==> flow/design.v <==
`timescale 1ns/10ps
module CannyEdge(dAddrRegRow, dAddrRegCol, bWE, bCE, InData, OutData,
	OPMode, bOPEnable, dReadReg, dWriteReg,	tclk, rst_b);
	input 	[2:0]				dAddrRegRow, dAddrRegCol;
	input						bWE, bCE;
	input 	[8-1:0] 	InData;
	output	[8-1:0] 	OutData;
	reg		[8-1:0] 	OutData;
	input 	[2:0]				OPMode;
	input 						bOPEnable;
	input 	[3:0]				dReadReg, dWriteReg;
	input						tclk, rst_b;
	reg 	[8-1:0]	regX[0:24];	 
	reg 	[8-1:0]	regY6;		 
	reg 	[8-1:0]	regZ[0:12];	 
	wire	[5:0]			wIdx = dAddrRegRow*3'd5 + dAddrRegCol;	 
	wire	[8-1:0]	gf[0:24];	 
	reg 	[8-1:0]	Out_gf, Out_gradient, Out_direction, Out_bThres;
	parameter		dThresHigh = 15;
	parameter		dThresLow = 10;
	parameter		dWidth = 200;
	parameter		dHeight = 200;
	reg			[14:0]	tpSum;
	reg			[1:0]	IntSignal;
	reg signed [31:0]	Gx, Gy, fGx, fGy;
	reg signed	[1:0]	dx, dy;
	integer	k;
	assign gf[0] =1;  assign gf[1] =3;  assign gf[2] =4;  assign gf[3] =3;  assign gf[4] =1;
	assign gf[5] =3;  assign gf[6] =7;  assign gf[7] =10; assign gf[8] =7;  assign gf[9] =3;
	assign gf[10]=4;  assign gf[11]=10; assign gf[12]=16; assign gf[13]=10; assign gf[14]=4;
	assign gf[15]=3;  assign gf[16]=7;  assign gf[17]=10; assign gf[18]=7;  assign gf[19]=3;
	assign gf[20]=1;  assign gf[21]=3;  assign gf[22]=4;  assign gf[23]=3;  assign gf[24]=1;
	always @(posedge tclk or negedge rst_b)
	begin
		if(!rst_b) begin
			IntSignal <= 2'b00;
		end
		else if(bCE==1'b0 && bWE==1'b0) 
		begin
			if(dWriteReg == 0)
				regX[wIdx] <= InData;
			else if(dWriteReg == 1) begin
				if(wIdx == 6)
					regY6 <= InData;
			end
			else if(dWriteReg == 2) begin
				if(wIdx <= 12)
					regZ[wIdx] <= InData;
			end
		end
		else if(bCE==1'b0 && bWE==1'b1)
		begin
			if(dReadReg == 0)
				OutData <= Out_gf;
			else if(dReadReg == 1)
				OutData <= Out_gradient;
			else if(dReadReg == 2)
				OutData <= Out_direction;
			else if(dReadReg == 3)
				OutData <= Out_gradient;
			else if(dReadReg == 4)
				OutData <= Out_bThres;
			else
				OutData <= OutData;
		end
		else
		begin
			if(bOPEnable==1'b0)
			begin
				if(OPMode == 0)
				begin
					if(IntSignal == 2'b00)	begin
						tpSum <= (gf[0]*regX[0]+gf[1]*regX[1]+gf[2]*regX[2]+gf[3]*regX[3]+gf[4]*regX[4]+gf[5]*regX[5]+gf[6]*regX[6]+gf[7]*regX[7]+gf[8]*regX[8]+gf[9]*regX[9]+gf[10]*regX[10]+gf[11]*regX[11]+gf[12]*regX[12]+gf[13]*regX[13]+gf[14]*regX[14]+gf[15]*regX[15]+gf[16]*regX[16]+gf[17]*regX[17]+gf[18]*regX[18]+gf[19]*regX[19]+gf[20]*regX[20]+gf[21]*regX[21]+gf[22]*regX[22]+gf[23]*regX[23]+gf[24]*regX[24]);
						IntSignal <= 2'b01;
					end
					else if(IntSignal == 2'b01) begin
						Out_gf <= tpSum >> 7;				 
					end
					else begin
						Out_gf <= Out_gf;
						IntSignal <= IntSignal;
					end
				end
				else if(OPMode == 1)
				begin
					if(IntSignal == 2'b00)	begin
						Gx <= -regX[0]-2*regX[5]-regX[10]+regX[2]+2*regX[7]+regX[12];
						Gy <= +regX[0]+2*regX[1]+regX[2]-regX[10]-2*regX[11]-regX[12];
						IntSignal <= 2'b01;
					end
					else if(IntSignal == 2'b01) begin
						if(Gx >= 0 && Gy >= 0)
							Out_gradient <= (Gx+Gy)/8;
						else if(Gx < 0 && Gy >=0)
							Out_gradient <= (-Gx+Gy)/8;
						else if(Gx >= 0 && Gy < 0)
							Out_gradient <= (Gx-Gy)/8;
						else if(Gx < 0 && Gy < 0)
							Out_gradient <= (-Gx-Gy)/8;
						else
							Out_gradient <= Out_gradient;
						IntSignal <= 2'b10;
					end	
					else if(IntSignal == 2'b10) begin
						if(Gy < 0)
						begin
							fGx <= -Gx;
							fGy <= -Gy;
						end
						else
						begin
							fGx <= Gx;
							fGy <= Gy;
						end
						IntSignal <= 2'b11;
					end
					else if(IntSignal == 2'b11) begin
						if(fGx >=0)
						begin
							if(fGy <= fGx>>1)  
								Out_direction <= 0;
							else if(fGy > fGx>>1 && fGy <= fGx*25/10)  
								Out_direction <= 45;
							else if(fGy > fGx*25/10)
								Out_direction <= 90;
							else
								Out_direction <= Out_direction;
						end
						else  
						begin
							if(fGy <= -fGx>>1)
								Out_direction <= 0;
							else if(fGy > -fGx>>1 && fGy <= -fGx*25/10)
								Out_direction <= 135;
							else if(fGy > -fGx*25/10)
								Out_direction <= 90;
							else
								Out_direction <= Out_direction;
						end
						IntSignal <= IntSignal;
					end
				end
				else if(OPMode == 2)
				begin
					if(IntSignal == 2'b00) begin
						if(regY6 == 0) begin
							dx <= 1;
							dy <= 0;
						end
						else if(regY6 == 45) begin
							dx <= -1;
							dy <= 1;
						end
						else if(regY6 == 90) begin
							dx <= 0;
							dy <= 1;
						end
						else if(regY6 == 135) begin
							dx <= 1;
							dy <= 1;
						end
						else begin
							dx <= 0; 
							dy <= 0; 
						end
						IntSignal <= 2'b01;
					end
					else if(IntSignal == 2'b01) begin
						if(regX[6] < regX[6-5*dy-dx] | regX[6] < regX[6+5*dy+dx])
							regX[6] <= 0;
						IntSignal <= IntSignal;
						Out_gradient <= regX[6];
					end
				end
				else if(OPMode == 3)
				begin
					if(IntSignal == 2'b00) begin
						if(regY6 == 0) begin
							dx <= 1;
							dy <= 0;
						end
						else if(regY6 == 45) begin
							dx <= -1;
							dy <= 1;
						end
						else if(regY6 == 90) begin
							dx <= 0;
							dy <= 1;
						end
						else if(regY6 == 135) begin
							dx <= 1;
							dy <= 1;
						end
						else begin
							dx <= 0; 
							dy <= 0; 
						end
						IntSignal <= 2'b01;
					end	
					else if(IntSignal == 2'b01) begin
						if(regX[6] >= dThresHigh)		 
							Out_bThres <= 1;
						else if(regX[6] <= dThresLow)	 
							Out_bThres <= 0;
						else							 
						begin
							if(regX[6-5*dy-dx] >= dThresHigh || regX[6+5*dy+dx] >= dThresHigh)
								Out_bThres <= 1;
							else if(regZ[6-5*dy-dx] == 1 || regZ[6+5*dy+dx] == 1)
								Out_bThres <= 1;
							else
								Out_bThres <= 0;
						end
						IntSignal <= IntSignal;
					end
				end
			end	
			else  
				IntSignal <= 2'b00;
		end  
	end
endmodule
# [Tool chain data of CannyEdge]
# Module CannyEdge before and after one edit of its RTL, step after step.
# "before" refers to lines of the RTL above, "after" to lines of the edited file.
# "diff" is "after" less "before", of the values as shown.
# Cell names lack the library's common part.
# Not given: -
[inputs] top="CannyEdge" clock_port="tclk" cell_library="sky130hd" pvt_corner="tt_025C_1v80"

# [The edit]
# Unified diff, file above to edited file.
# The edit is scripted: it alters the design's behaviour and was not made to optimise anything.
# begin of diff
@@ -207,5 +207,5 @@
 							if(regX[6-5*dy-dx] >= dThresHigh || regX[6+5*dy+dx] >= dThresHigh)
 								Out_bThres <= 1;
-							else if(regZ[6-5*dy-dx] == 1 || regZ[6+5*dy+dx] == 1)
+							else if(regZ[6-5*dy-dx] == 1 || regZ[6+(5^dy)+dx] == 1)
 								Out_bThres <= 1;
 							else
# end of diff

# [Word-level counts]
# Source: Yosys, flattened and elaborated. Widths are those after wreduce. Registers that Yosys merges into a memory's read port (data or address) are not register bits. Print and check cells do not count. Equal cells are merged and count once.
[bits] item="rom_bits" before=0 after=0 diff=0
[bits] item="mem_count" before=0 after=0 diff=0
[bits] item="wordCells" before=509 after=512 diff=3
[bits] item="output_inout_bits" before=8 after=8 diff=0
[bits] item="mem_bits_rw" before=0 after=0 diff=0
[bits] item="ff_bits" before=501 after=501 diff=0
[bits] item="clocked_rd_ports_x_width" before=0 after=0 diff=0
[bits] item="latch_bits" before=0 after=0 diff=0
[bits] item="in_bits" before=30 after=30 diff=0
[classes] item="n_eq" before=136 after=136 diff=0
[classes] item="add_sub_neg" before=51 after=53 diff=2
[classes] item="n_shift" before=0 after=0 diff=0
[classes] item="mul" before=20 after=20 diff=0
[classes] item="n_div" before=2 after=2 diff=0
[classes] item="n_logic" before=18 after=19 diff=1
[classes] item="compare" before=20 after=20 diff=0
[classes] item="reduce_and_logical" before=83 after=83 diff=0
[classes] item="n_mux" before=126 after=126 diff=0
[ops] op="4-bit by 2-bit adder with 4-bit output" before=0 after=1 diff=1
[ops] op="4-bit adder with constant A" before=0 after=1 diff=1
[ops] op="2-bit inverter" before=0 after=1 diff=1
# Unchanged operator kinds not shown: 92.

# [Longest topological paths]
# Yosys ltp: most cells in a row. Word level: on the elaborated netlist, between registers, memories and ports. Mapped: between sequential cells and ports; inverters and the memories' decode and read muxes count.
[logic_depth] item="depth_word" before=35 after=35 diff=0
[logic_depth] item="ABC_AREA" before="0" after="0"
[logic_depth] item="ltp_mapped" before=89 after=95 diff=6

# [Synthesis result]
# The flow's flattened synthesis, as Yosys stat reports it; memories are mapped. The netlist is that of the ABC_AREA named above (0 if unset); the other value can give another one.
[by_type] cell="a22oi_1" before=49 after=122 diff=73
[by_type] cell="o21ai_0" before=295 after=228 diff=-67
[by_type] cell="nand2_1" before=408 after=359 diff=-49
[by_type] cell="clkbuf_8" before=40 after=0 diff=-40
[by_type] cell="and3_1" before=26 after=62 diff=36
[by_type] cell="mux2i_1" before=67 after=40 diff=-27
[by_type] cell="a21o_2" before=26 after=0 diff=-26
[by_type] cell="nand3_1" before=163 after=140 diff=-23
[by_type] cell="nor4_1" before=78 after=55 diff=-23
[by_type] cell="clkbuf_1" before=96 after=118 diff=22
[by_type] cell="buf_6" before=20 after=1 diff=-19
[by_type] cell="nand4_1" before=124 after=106 diff=-18
[by_type] cell="a211o_1" before=13 after=31 diff=18
[by_type] cell="and2_2" before=17 after=0 diff=-17
[by_type] cell="xor2_1" before=136 after=152 diff=16
[by_type] cell="o211ai_1" before=42 after=58 diff=16
[by_type] cell="a221oi_1" before=64 after=49 diff=-15
[by_type] cell="a211oi_1" before=58 after=46 diff=-12
# Unchanged cell types not shown: 17.
# The list need not be complete.
[synth_totals] item="buf_cells" before=216 after=161 diff=-55
[synth_totals] item="mapped_cells" before=6662 after=6327 diff=-335
[synth_totals] item="ff_cells" before=472 after=472 diff=0
[synth_totals] item="area_um2" before=62326.0 after=59395.7 diff=-2930.3
[synth_totals] item="sequential_area_um2" before=14144.8 after=14154.8 diff=10.0

# [Worst setup path after synthesis]
# Source: OpenSTA report_checks on the synthesized netlist (no wires, ideal clock, input and output delay 20% of the period each), path of least setup slack; recovery checks are left aside. Register names are those of the netlist, which keeps one name where synthesis merged equal registers.
[synth_path] item="kind" before="reg2reg" after="reg2reg"
[synth_path] item="start" before="register fGx[2]" after="register fGx[2]"
[synth_path] item="end" before="register Out_direction[2]" after="register Out_direction[2]"
[synth_path] item="tclk_ns" before=30.0 after=30.0 diff=0.0
[synth_path] item="arrival_ns" before=17.901 after=18.940 diff=1.039
[synth_path] item="driving_pins" before=81 after=86 diff=5
[synth_path] item="delay_ns" before=18.163 after=19.202 diff=1.039
[synth_path] item="slack_ns" before=11.837 after=10.798 diff=-1.039
[synth_path] item="setup_ns" before=0.262 after=0.262 diff=0.000
[synth_path] item="t_first_pin_ns" before=0.000 after=0.000 diff=0.000
[synth_path] item="synth_period_reached_ns" before=18.163 after=19.202 diff=1.039
# "delay_ns" is the arrival time less input delay plus setup time.
# "driving_pins": output pins that drive a net of the path, with the launching flip-flop's if there is one; two outputs of one cell count as two.
# "synth_period_reached_ns" = period - worst setup slack (recovery checks aside). The figure is calculated, with input and output delays left at 20% of the set period.
# The rows between start and end are the longest chain of elaborated cells between them; the timing report does not say that the signal goes this way. Where chains are equally long, one stands for them.
# A line is the first line of the expression or statement that the cell stems from. Yosys adds cells for indexed reads and writes and turns some case tables into memories.
# A register here has more assigning lines than the two given.
# before: Ways into the end's enable are left out, as the timed path ends at the data pin.
[synth_between_before] cell_sequence="edfxtp_1 inv_1 ha_1 inv_1 fa_1 inv_1 ha_1 ha_1 fa_1 a21oi_1 nor4b_1 or4b_4 a21o_1 or3_1 or3_4 or4_4 buf_6 nor4_1 [45 not listed] or3_1 buf_4 o31ai_2 xnor2_1 ha_1 nor2b_1 o21ai_0 nand2b_1 a21oi_1 nor2b_1 o21ai_0 nand2b_1 a21oi_1 nand2_1 a2111oi_0 o211ai_1 nor2b_1 or2_2" elab_chain_len=8 cone_cells=23
[synth_lines_before] item="start, declared" line=25 source="reg signed [31:0] Gx, Gy, fGx, fGy;"
[synth_lines_before] item="start, assigned" line=107 source="fGx <= -Gx;"
[synth_lines_before] item="start, assigned" line=112 source="fGx <= Gx;"
[synth_lines_before] item="32-bit negation" line=135 source="else if(fGy > -fGx*25/10)"
[synth_lines_before] item="32-bit by 6-bit multiplier with 32-bit output" line=135
[synth_lines_before] item="32-bit by 5-bit divider with 32-bit output" line=135
[synth_lines_before] item="32-bit greater-than comparator" line=135
[synth_lines_before] item="8-bit 2-to-1 mux" line=135
[synth_lines_before] item="8-bit 2-to-1 mux" line=133 source="else if(fGy > -fGx>>1 && fGy <= -fGx*25/10)"
[synth_lines_before] item="8-bit 2-to-1 mux" line=131 source="if(fGy <= -fGx>>1)"
[synth_lines_before] item="8-bit 2-to-1 mux" line=118 source="if(fGx >=0)"
[synth_lines_before] item="end, assigned" line=127 source="Out_direction <= Out_direction;"
[synth_lines_before] item="end, assigned" line=138 source="Out_direction <= Out_direction;"
[synth_lines_before] item="end, declared" line=18 source="reg [8-1:0] Out_gf, Out_gradient, Out_direction, Out_bThres;"
# after: Ways into the end's enable are left out, as the timed path ends at the data pin.
[synth_between_after] cell_sequence="edfxtp_1 inv_1 ha_1 nor2b_1 and3_1 clkbuf_1 nand3_1 xnor2_1 ha_1 ha_1 xor2_1 ha_1 ha_1 buf_4 nand3_1 a211o_1 or3_1 or2_0 [50 not listed] and3_1 a21oi_1 xor2_1 ha_1 nor2b_1 o21ai_0 nand2b_1 a21oi_1 nor2b_1 o21ai_0 nand2b_1 a21oi_1 nor3_1 a2111oi_0 nor2_1 a311oi_1 nor2b_1 or2_2" elab_chain_len=8 cone_cells=23
[synth_lines_after] item="start, declared" line=25 source="reg signed [31:0] Gx, Gy, fGx, fGy;"
[synth_lines_after] item="start, assigned" line=107 source="fGx <= -Gx;"
[synth_lines_after] item="start, assigned" line=112 source="fGx <= Gx;"
[synth_lines_after] item="32-bit negation" line=135 source="else if(fGy > -fGx*25/10)"
[synth_lines_after] item="32-bit by 6-bit multiplier with 32-bit output" line=135
[synth_lines_after] item="32-bit by 5-bit divider with 32-bit output" line=135
[synth_lines_after] item="32-bit greater-than comparator" line=135
[synth_lines_after] item="8-bit 2-to-1 mux" line=135
[synth_lines_after] item="8-bit 2-to-1 mux" line=133 source="else if(fGy > -fGx>>1 && fGy <= -fGx*25/10)"
[synth_lines_after] item="8-bit 2-to-1 mux" line=131 source="if(fGy <= -fGx>>1)"
[synth_lines_after] item="8-bit 2-to-1 mux" line=118 source="if(fGx >=0)"
[synth_lines_after] item="end, assigned" line=127 source="Out_direction <= Out_direction;"
[synth_lines_after] item="end, assigned" line=138 source="Out_direction <= Out_direction;"
[synth_lines_after] item="end, declared" line=18 source="reg [8-1:0] Out_gf, Out_gradient, Out_direction, Out_bThres;"

# [Path in the finished layout]
# From the final timing report of each run of set A: the path of least setup slack in the routed layout; clock arrival at registers is part of the times.
[layout_path] item="kind" before="reg2reg" after="reg2reg"
[layout_path] item="start" before="register fGx[1]" after="register fGx[1]"
[layout_path] item="end" before="register Out_direction[2]" after="register Out_direction[2]"
[layout_path] item="driving_pins" before=77 after=83 diff=6
[layout_path] item="setup_ns" before=0.25 after=0.25 diff=0.00
[layout_path] item="arrival_ns" before=22.06 after=22.60 diff=0.54
[layout_path] item="tclk_ns" before=23.6 after=23.6 diff=0.0
[layout_path] item="slack_ns" before=1.93 after=1.41 diff=-0.52
[layout_path] item="t_first_pin_ns" before=0.66 after=0.64 diff=-0.02
# The rows between start and end are the longest chain of elaborated cells between them; the timing report does not say that the signal goes this way. Where chains are equally long, one stands for them.
# A register here has more assigning lines than the two given.
# before: Ways into the end's enable are left out, as the timed path ends at the data pin.
[layout_between_before] cell_sequence="edfxtp_1 inv_1 ha_1 and4b_1 nand4_1 nor2_1 nand2_1 xnor2_1 inv_1 ha_1 inv_1 fa_1 inv_1 ha_1 ha_1 a21oi_1 o21ai_0 a21o_2 [41 not listed] a41oi_1 inv_1 ha_1 and3_1 nand2_1 o21ai_0 a41o_2 ha_1 nand4_1 nor4_1 nor3_1 o21ai_0 a21oi_1 xnor2_1 a21oi_1 buf_4 nor2_1 or2_2" elab_chain_len=8 cone_cells=23
[layout_lines_before] item="start, declared" line=25 source="reg signed [31:0] Gx, Gy, fGx, fGy;"
[layout_lines_before] item="start, assigned" line=107 source="fGx <= -Gx;"
[layout_lines_before] item="start, assigned" line=112 source="fGx <= Gx;"
[layout_lines_before] item="32-bit negation" line=135 source="else if(fGy > -fGx*25/10)"
[layout_lines_before] item="32-bit by 6-bit multiplier with 32-bit output" line=135
[layout_lines_before] item="32-bit by 5-bit divider with 32-bit output" line=135
[layout_lines_before] item="32-bit greater-than comparator" line=135
[layout_lines_before] item="8-bit 2-to-1 mux" line=135
[layout_lines_before] item="8-bit 2-to-1 mux" line=133 source="else if(fGy > -fGx>>1 && fGy <= -fGx*25/10)"
[layout_lines_before] item="8-bit 2-to-1 mux" line=131 source="if(fGy <= -fGx>>1)"
[layout_lines_before] item="8-bit 2-to-1 mux" line=118 source="if(fGx >=0)"
[layout_lines_before] item="end, assigned" line=127 source="Out_direction <= Out_direction;"
[layout_lines_before] item="end, assigned" line=138 source="Out_direction <= Out_direction;"
[layout_lines_before] item="end, declared" line=18 source="reg [8-1:0] Out_gf, Out_gradient, Out_direction, Out_bThres;"
# after: Ways into the end's enable are left out, as the timed path ends at the data pin.
[layout_between_after] cell_sequence="edfxtp_1 inv_1 ha_1 nor2b_1 and3_1 nand3_1 xnor2_2 ha_1 ha_1 xor2_1 ha_1 ha_1 nand4_1 a211oi_1 or2_1 o2bb2ai_1 a2111o_1 or3_4 [47 not listed] a21oi_1 xor2_1 ha_1 nor2b_1 o21ai_0 nand2b_1 a21oi_1 nor2b_1 o21ai_0 nand2b_1 a21oi_1 nor3_1 a2111oi_1 nor2_1 a311oi_1 buf_4 nor2b_1 or2_2" elab_chain_len=8 cone_cells=23
[layout_lines_after] item="start, declared" line=25 source="reg signed [31:0] Gx, Gy, fGx, fGy;"
[layout_lines_after] item="start, assigned" line=107 source="fGx <= -Gx;"
[layout_lines_after] item="start, assigned" line=112 source="fGx <= Gx;"
[layout_lines_after] item="32-bit negation" line=135 source="else if(fGy > -fGx*25/10)"
[layout_lines_after] item="32-bit by 6-bit multiplier with 32-bit output" line=135
[layout_lines_after] item="32-bit by 5-bit divider with 32-bit output" line=135
[layout_lines_after] item="32-bit greater-than comparator" line=135
[layout_lines_after] item="8-bit 2-to-1 mux" line=135
[layout_lines_after] item="8-bit 2-to-1 mux" line=133 source="else if(fGy > -fGx>>1 && fGy <= -fGx*25/10)"
[layout_lines_after] item="8-bit 2-to-1 mux" line=131 source="if(fGy <= -fGx>>1)"
[layout_lines_after] item="8-bit 2-to-1 mux" line=118 source="if(fGx >=0)"
[layout_lines_after] item="end, assigned" line=127 source="Out_direction <= Out_direction;"
[layout_lines_after] item="end, assigned" line=138 source="Out_direction <= Out_direction;"
[layout_lines_after] item="end, declared" line=18 source="reg [8-1:0] Out_gf, Out_gradient, Out_direction, Out_bThres;"

# [Measured runs]
# Runs of the flow (Yosys, OpenROAD) on both versions; the two runs of a pair have the same settings. The constraints put input and output delay at 20% of the set period each and load the outputs with 0.01 pF.
[flow_settings_set_A] CORE_UTILIZATION=40 period_ns=23.6 CAP_MARGIN=20 CORE_MARGIN=2 SLEW_MARGIN=20
[measured_set_A] item="final_hold_ws_ns" before=0.423 after=0.361 diff=-0.062
[measured_set_A] item="synth_chip_area_um2" before=62326.0 after=59395.7 diff=-2930.3
[measured_set_A] item="final_setup_tns_ns" before=0.000 after=0.000 diff=0.000
[measured_set_A] item="die_footprint_um2" before=158990.0 after=151590.0 diff=-7400.0
[measured_set_A] item="utilization_frac" before=0.432 after=0.438 diff=0.006
[measured_set_A] item="final_stdcell_area_um2" before=66709.0 after=64688.3 diff=-2020.7
[measured_set_A] item="timing.achieved_period_ns" before=21.668 after=22.194 diff=0.526
[measured_set_A] item="setup_ws_ns" before=1.932 after=1.406 diff=-0.526
[measured_set_A] item="total_power_uw" before=2912 after=2675 diff=-237
[flow_settings_set_B] ABC_AREA=1 CAP_MARGIN=5 CELL_PAD_IN_SITES_DETAIL_PLACEMENT=0 CELL_PAD_IN_SITES_GLOBAL_PLACEMENT=1 CORE_UTILIZATION=62 CTS_CLUSTER_DIAMETER=120 GPL_ROUTABILITY_DRIVEN=1 PLACE_DENSITY_LB_ADDON=0.05 SETUP_SLACK_MARGIN=3.46 SLEW_MARGIN=10 period_ns=21.8 CORE_MARGIN=2
[measured_set_B] item="final_hold_ws_ns" before=0.421 after=0.432 diff=0.011
[measured_set_B] item="synth_chip_area_um2" before=59499.6 after=58492.3 diff=-1007.3
[measured_set_B] item="final_setup_tns_ns" before=0.000 after=0.000 diff=0.000
[measured_set_B] item="die_footprint_um2" before=98461.0 after=96814.3 diff=-1646.7
[measured_set_B] item="utilization_frac" before=0.742 after=0.729 diff=-0.013
[measured_set_B] item="final_stdcell_area_um2" before=70490.1 after=68127.8 diff=-2362.3
[measured_set_B] item="timing.achieved_period_ns" before=18.843 after=18.574 diff=-0.269
[measured_set_B] item="setup_ws_ns" before=2.957 after=3.226 diff=0.269
# By "timing.achieved_period_ns" is meant the clock period of the run minus its worst setup slack. This is arithmetic on one report: input and output delays are still those of the set period (20% each).
# "total_power_uw" rests on the timing tool's default activity at the inputs, not on a simulated workload.
